==> flow/design.v <==
module fpadd (
    clk, reset, start,
    a, b,
    sum, 
    done
);
    input clk, reset, start;
    input [31:0] a, b;
    output [31:0] sum;
    output done;
    reg sign_a, sign_b, sign_r;
    reg [7:0] exp_a, exp_b, exp_r;
	reg [25:0] mant_a, mant_b;
    reg [25:0] mant_r;
	reg [31:0] sum;  
	reg done;
    reg [23:0] mant_sum;
    parameter IDLE = 3'b000;
    parameter SIGN = 3'b001;
    parameter SHIFT = 3'b010;
    parameter ADD = 3'b011;
	parameter RESSIGN = 3'b100;
    parameter NORM = 3'b101;
    parameter SEARCH = 3'b110;
	parameter FIN = 3'b111;
    reg[2:0] pres_state;
	always @(posedge clk) begin
	    if(reset) begin
			exp_a <= 0; exp_b <= 0; exp_r <= 0;
			mant_a <= 0; mant_b <= 0; mant_r <= 0;
			sign_a <= 0; sign_b <= 0; sign_r <= 0;
			done <= 0; sum <= 0; mant_sum <= 0;
    	end
    	else if(start) begin
	    	sign_a <= a[31];
	    	sign_b <= b[31];
			exp_a <= a[30:23];
			exp_b <= b[30:23];
			mant_a <= {3'b001, a[22:0]};  
			mant_b <= {3'b001, b[22:0]};  
	    	done <= 0;
	    	pres_state <= IDLE;
	    end
	    else begin
	    	case(pres_state)
			IDLE:  
	    	begin
		    	if ((exp_a == 8'b0) && (mant_a[22:0] == 22'b0 && mant_a[23] == 1'b1)) begin
					sum <= {sign_b, exp_b, mant_b[22:0]};
					done <= 1;
					pres_state <= FIN;
		    	end
	    		else if ((exp_b == 8'b0) && (mant_b[22:0] == 22'b0 && mant_b[23] == 1'b1)) begin
					sum <= {sign_a, exp_a, mant_a[22:0]};
					done <= 1;
					pres_state <= FIN;
		    	end
				else if (exp_a == 8'b11111111) begin
					sum <= {sign_a, exp_a, mant_a[22:0]};
					done <= 1;
					pres_state <= FIN;
				end
				else if (exp_b == 8'b11111111) begin
					sum <= {sign_b, exp_b, mant_b[22:0]};
					done <= 1;
					pres_state <= FIN;
				end
				else begin
					pres_state <= SIGN;
				end
			end	
			SIGN:  
			begin
				if (sign_a) begin
					mant_a <= ~mant_a + 1;
				end	
				if (sign_b) begin
					mant_b <= ~mant_b + 1;
				end	
				pres_state <= SHIFT;
			end
			SHIFT:  
			begin
				if(exp_a > exp_b) begin
					mant_b <= {sign_b, mant_b[25:1]};  
					exp_b <= exp_b + 1;
					exp_r <= exp_a;
				end
				else if(exp_a < exp_b) begin
					mant_a <= {sign_a, mant_a[25:1]};  
					exp_a <= exp_a + 1;
					exp_r <= exp_b;
				end
				else
					exp_r <= exp_a;
				pres_state <= (exp_a == exp_b) ? ADD : pres_state;
			end
			ADD:  
			begin
				mant_r <= mant_a + mant_b;
				pres_state <= RESSIGN;
			end
			RESSIGN:  
			begin
				if (mant_r[25] == 1) begin
					sign_r <= 1;
					mant_r <= -mant_r;
				end else begin
					sign_r <= 0;
				end
				pres_state <= NORM;
			end
			NORM:  
			begin
				if (mant_r == 0) begin
					exp_r <= 0;
					pres_state <= FIN;
				end else if ((mant_r[24] == 0) && (mant_r[23] == 1)) begin
					pres_state <= FIN;
				end else if (mant_r[24] == 1) begin
					mant_r <= mant_r >> 1;
					exp_r  <= exp_r + 1;
					pres_state <= FIN;
				end else
					pres_state <= SEARCH;
			end
			SEARCH:  
			begin
				if(mant_r[23] != 1) begin
					mant_r <= mant_r << 1;
					exp_r  <= exp_r - 1;
					pres_state <= SEARCH;
				end else
					pres_state <= FIN;
			end
			FIN:
			begin
				if (!done) begin
					sum <= {sign_r, exp_r, {mant_r[22:0]}};
					done <= 1;
				end
			end
			endcase
	    end
	end
endmodule
* From RTL to reports: fpadd
What the tools print for fpadd, step after step.
Line numbers count from 1 in the design file above.
Library cell names are shortened.
Not given: --
- Top module :: fpadd
- Clock port :: clk
- Standard-cell library :: sky130hd
- Timing corner :: tt_025C_1v80

* After elaboration
Yosys after proc, flatten, opt, wreduce and memory -nomap, before mapping. Memory bits, and registers merged into a memory's read port (data or address), are not among the register bits. Print and check cells are not counted. Equal cells are merged and count once.
- Register bits :: 141
- Bits in latches :: 0
- Memory bits (writable) :: 0
- ROM bits :: 0
- Clocked read ports x word width :: 0
- Memories kept :: 0
- Bits of input ports :: 67
- Elaborated cells :: 150
- Add/subtract/negate cells :: 8
- $mul :: 0
- Div/mod/pow operators :: 0
- $lt $le $gt $ge :: 2
- Equality and inequality tests :: 31
- Shift operators :: 0
- Muxes and demuxes :: 51
- Bitwise gates (word level) :: 5
- Reduce/logical cells :: 36
** Operators with widths (count)
- 26-bit two-way mux :: 10
- 32-bit two-way mux :: 5
- 26-bit parallel mux with 4-bit select :: 1
- 8-bit two-way mux :: 13
- 26-bit parallel mux with 2-bit select :: 2
- 32-bit parallel mux with 2-bit select :: 1
- 26-bit by 1-bit adder with 26-bit output (second input constant) :: 2
- 26-bit inverter :: 2
- 24-bit two-way mux :: 2
- 23-bit zero test :: 2
- 26-bit adder :: 1
- 26-bit negation :: 1
- 26-bit zero test :: 1
- 2-bit inequality test (second input constant) :: 12
- 3-bit inequality test (second input constant) :: 8
- 8-bit by 1-bit adder with 8-bit output (second input constant) :: 3
- 8-bit parallel mux with 3-bit select :: 1
- 3-bit parallel mux with 7-bit select :: 1
- 6-bit AND reduction :: 3
- 8-bit equality test (second input constant) :: 2
- 8-bit zero test :: 2
- 3-bit two-way mux :: 5
- 3-bit equality test (second input constant) :: 4
- 3-bit AND reduction :: 4
- 4-bit AND reduction :: 3
- 2-bit nonzero test :: 5
- 1-bit two-way mux :: 9
- 8-bit by 1-bit subtractor with 8-bit output (second input constant) :: 1
Not listed: further kinds 17, cells in them 27.

* Logic depth
Depth = most cells in a row (Yosys ltp): at word level without a register or memory, in the mapped netlist without a sequential cell, where the memories' decode and read muxes count.
- Depth after elaboration :: 6
- ABC_AREA :: 0
- Gate-level depth with buffers :: 12

* After synthesis
The flow's flattened synthesis, as Yosys stat reports it; memories are mapped. The netlist is that of the ABC_AREA named above (0 if unset); the other value can give another one.
The area totals of this step are shown rounded.
** Cells by type
- dfxtp_1 :: count 145, total area 2.9E+03 sq um
- ha_1 :: count 42, total area 525.504 sq um
- a21oi_1 :: count 104, total area 520.499 sq um
- o21ai_0 :: count 99, total area 495.475 sq um
- nand2_1 :: count 129, total area 484.214 sq um
- nor2_1 :: count 125, total area 469.2 sq um
- clkbuf_1 :: count 97, total area 364.099 sq um
- xnor2_1 :: count 32, total area 280.269 sq um
- inv_1 :: count 72, total area 270.259 sq um
- o22ai_1 :: count 42, total area 262.752 sq um
- nor3_1 :: count 52, total area 260.25 sq um
- or3_1 :: count 41, total area 256.496 sq um
- o221ai_1 :: count 28, total area 245.235 sq um
- a221oi_1 :: count 25, total area 218.96 sq um
- a211oi_1 :: count 27, total area 202.694 sq um
- nand3_1 :: count 38, total area 190.182 sq um
- mux2i_1 :: count 18, total area 180.173 sq um
- a222oi_1 :: count 15, total area 150.144 sq um
Not listed: further types 60, cells in them 341.
- Mapped cells :: 1472
- Cell area after synthesis :: 0.0109 sq mm
- Sequential area :: 0.00293 sq mm
- Mapped flip-flops :: 146
- Buffers :: 121

* Worst setup path after synthesis
Path of least setup slack by OpenSTA after synthesis, without wires, with an ideal clock, recovery checks aside; 20% of the period is set as input and as output delay. Where synthesis merged equal registers, the netlist keeps one of their names.
- Kind :: register -> register
- Start point :: register exp_b[3]
- End point :: register exp_r[5]
- Clock period :: 5.0 ns
- Setup time :: 0.130 ns
- Arrival time :: 2.697 ns
- Setup slack :: 2.173 ns
- Path delay :: 2.827 ns
- Driving pins on the path :: 10
- Path buffers :: 0
- Synthesis period reached :: 2.827 ns
"path delay" is the arrival time less input delay plus setup time.
"driving pins on the path": output pins that drive a net of the path, with the launching flip-flop's if there is one; two outputs of one cell count as two.
"synthesis period reached" = period - worst setup slack (recovery checks aside). The figure is calculated, with input and output delays left at 20% of the set period.
The rows between start and end are the longest chain of elaborated cells between them; the timing report does not say that the signal goes this way. Where chains are equally long, one stands for them.
A line is the first line of the expression or statement that the cell stems from. Yosys adds cells for indexed reads and writes and turns some case tables into memories.
A register here has more assigning lines than the two given.
- Path through :: dfxtp_1 inv_1 ha_1 a21oi_1 nor2b_1 o31ai_1 nand2_1 mux2_2 a211oi_1 o32ai_1
- Cells in the longest elaborated chain :: 4
** Ends and longest elaborated chain, post-synthesis
- start, declared :: line 12 : reg [7:0] exp_a, exp_b, exp_r;
- start, assigned :: line 38 : exp_b <= b[30:23];
- start, assigned :: line 86 : exp_b <= exp_b + 1;
- 8-bit < comparator :: line 89 : else if(exp_a < exp_b) begin
- 8-bit two-way mux :: line 89
- 8-bit two-way mux :: line 84 : if(exp_a > exp_b) begin
- 8-bit parallel mux with 3-bit select :: line 45 : case(pres_state)
- end, assigned :: line 87 : exp_r <= exp_a;
- end, assigned :: line 92 : exp_r <= exp_b;
- end, declared :: line 12

* Worst path after layout
Path of least setup slack in the final report of record 1 (OpenROAD, finished layout, wires in). Where an end is a register, its clock arrival counts in the times.
- Kind :: register -> register
- Start point :: register mant_r[12]
- End point :: register exp_r[6]
- Clock period :: 4.4 ns
- Setup time :: 0.10 ns
- Arrival time :: 3.88 ns
- Setup slack :: 0.89 ns
- Driving pins on the path :: 8
- Path buffers :: 0
The rows between start and end are the longest chain of elaborated cells between them; the timing report does not say that the signal goes this way. Where chains are equally long, one stands for them.
A register here has more assigning lines than the two given.
- Path through :: dfxtp_1 nor4_1 nand3_1 or4b_1 nor2_1 o221ai_1 nand2b_1 o32ai_1
- Cells in the longest elaborated chain :: 3
** Ends and longest elaborated chain, after layout
- start, declared :: line 14 : reg [25:0] mant_r;
- start, assigned :: line 100 : mant_r <= mant_a + mant_b;
- start, assigned :: line 107 : mant_r <= -mant_r;
- 26-bit zero test :: line 115 : if (mant_r == 0) begin
- 8-bit two-way mux :: line 115
- 8-bit parallel mux with 3-bit select :: line 45 : case(pres_state)
- end, assigned :: line 87 : exp_r <= exp_a;
- end, assigned :: line 92 : exp_r <= exp_b;
- end, declared :: line 12 : reg [7:0] exp_a, exp_b, exp_r;

Design fpadd on sky130hd. What follows are 2 stored runs of the flow, each under its own settings; their order means nothing. The constraints put input and output delay at 20% of the set period each and load the outputs with 0.01 pF.
By "reached clock period" is meant the clock period of the run minus its worst setup slack. This is arithmetic on one report: input and output delays are still those of the set period (20% each).
"time of the worst setup path" is the time allowed to the run's worst setup path (the clock period less input and output delay, where it has them) less its slack. Clock arrival times count: a late capture clock shortens it, a late launch clock lengthens it.
"total power of the final layout": no workload was simulated; the value follows from the tool's default switching activity.
Values from the reports are rounded here.

* Record 1
** Files
==> flow/run.sh <==
#!/bin/bash
# the make line also repeats the synthesis and layout settings of config.mk as NAME=value (left out here)
make -C /OpenROAD-flow-scripts/flow DESIGN_CONFIG=/design/flow/config.mk WORK_HOME=/design/flow/orfs CLKGATE_MAP_FILE= finish
==> flow/config.mk <==
export PLATFORM = sky130hd
export DESIGN_NAME = fpadd
export DESIGN_NICKNAME = fpadd
export VERILOG_FILES = /design/flow/design.v
export SDC_FILE = /design/flow/constraint.sdc
export NUM_CORES = 4
export LEC_CHECK = 0
export ABC_AREA = 0
export CAP_MARGIN = 15
export CELL_PAD_IN_SITES_DETAIL_PLACEMENT = 2
export CORE_ASPECT_RATIO = 1.35
export CORE_MARGIN = 2
export CORE_UTILIZATION = 15
export GPL_ROUTABILITY_DRIVEN = 1
export GPL_TIMING_DRIVEN = 1
export MIN_ROUTING_LAYER = met1
export PLACE_DENSITY_LB_ADDON = 0.24
export SLEW_MARGIN = 20
==> flow/constraint.sdc <==
create_clock -name core_clock -period 4.4 [get_ports {clk}]
set_input_delay 0.8800 -clock core_clock [delete_from_list [all_inputs] [get_ports {clk}]]
set_output_delay 0.8800 -clock core_clock [all_outputs]
set_load 0.01 [all_outputs]
** Results
- Mapped cell area after synthesis :: 0.0109 sq mm
- Overall die area :: 0.0751 sq mm
- Standard-cell area after layout :: 0.0134 sq mm
- Utilization :: 18.5 %
- Smallest setup slack :: 0.891 ns
- Final setup TNS :: 0.000 ns
- Worst hold slack after layout :: 0.488 ns
- Total power of the final layout :: 4660 µW
- Reached clock period :: 3.509 ns
- Time of the worst setup path :: 3.51 ns
- Class of the worst setup path :: register -> register

* Record 2
** Files
==> flow/run.sh <==
#!/bin/bash
# the make line also repeats the synthesis and layout settings of config.mk as NAME=value (left out here)
make -C /OpenROAD-flow-scripts/flow DESIGN_CONFIG=/design/flow/config.mk WORK_HOME=/design/flow/orfs CLKGATE_MAP_FILE= finish
==> flow/config.mk <==
export PLATFORM = sky130hd
export DESIGN_NAME = fpadd
export DESIGN_NICKNAME = fpadd
export VERILOG_FILES = /design/flow/design.v
export SDC_FILE = /design/flow/constraint.sdc
export NUM_CORES = 4
export LEC_CHECK = 0
export CAP_MARGIN = 20
export CORE_MARGIN = 2
export CORE_UTILIZATION = 40
export SLEW_MARGIN = 20
==> flow/constraint.sdc <==
create_clock -name core_clock -period 5.0 [get_ports {clk}]
set_input_delay 1.0000 -clock core_clock [delete_from_list [all_inputs] [get_ports {clk}]]
set_output_delay 1.0000 -clock core_clock [all_outputs]
set_load 0.01 [all_outputs]
** Results
- Mapped cell area after synthesis :: 0.0109 sq mm
- Overall die area :: 0.0287 sq mm
- Standard-cell area after layout :: 0.0126 sq mm
- Utilization :: 47.0 %
- Smallest setup slack :: 1.41 ns
- Final setup TNS :: 0.000 ns
- Worst hold slack after layout :: 0.477 ns
- Total power of the final layout :: 4110 µW
- Reached clock period :: 3.589 ns
- Time of the worst setup path :: 3.59 ns
- Class of the worst setup path :: register -> register
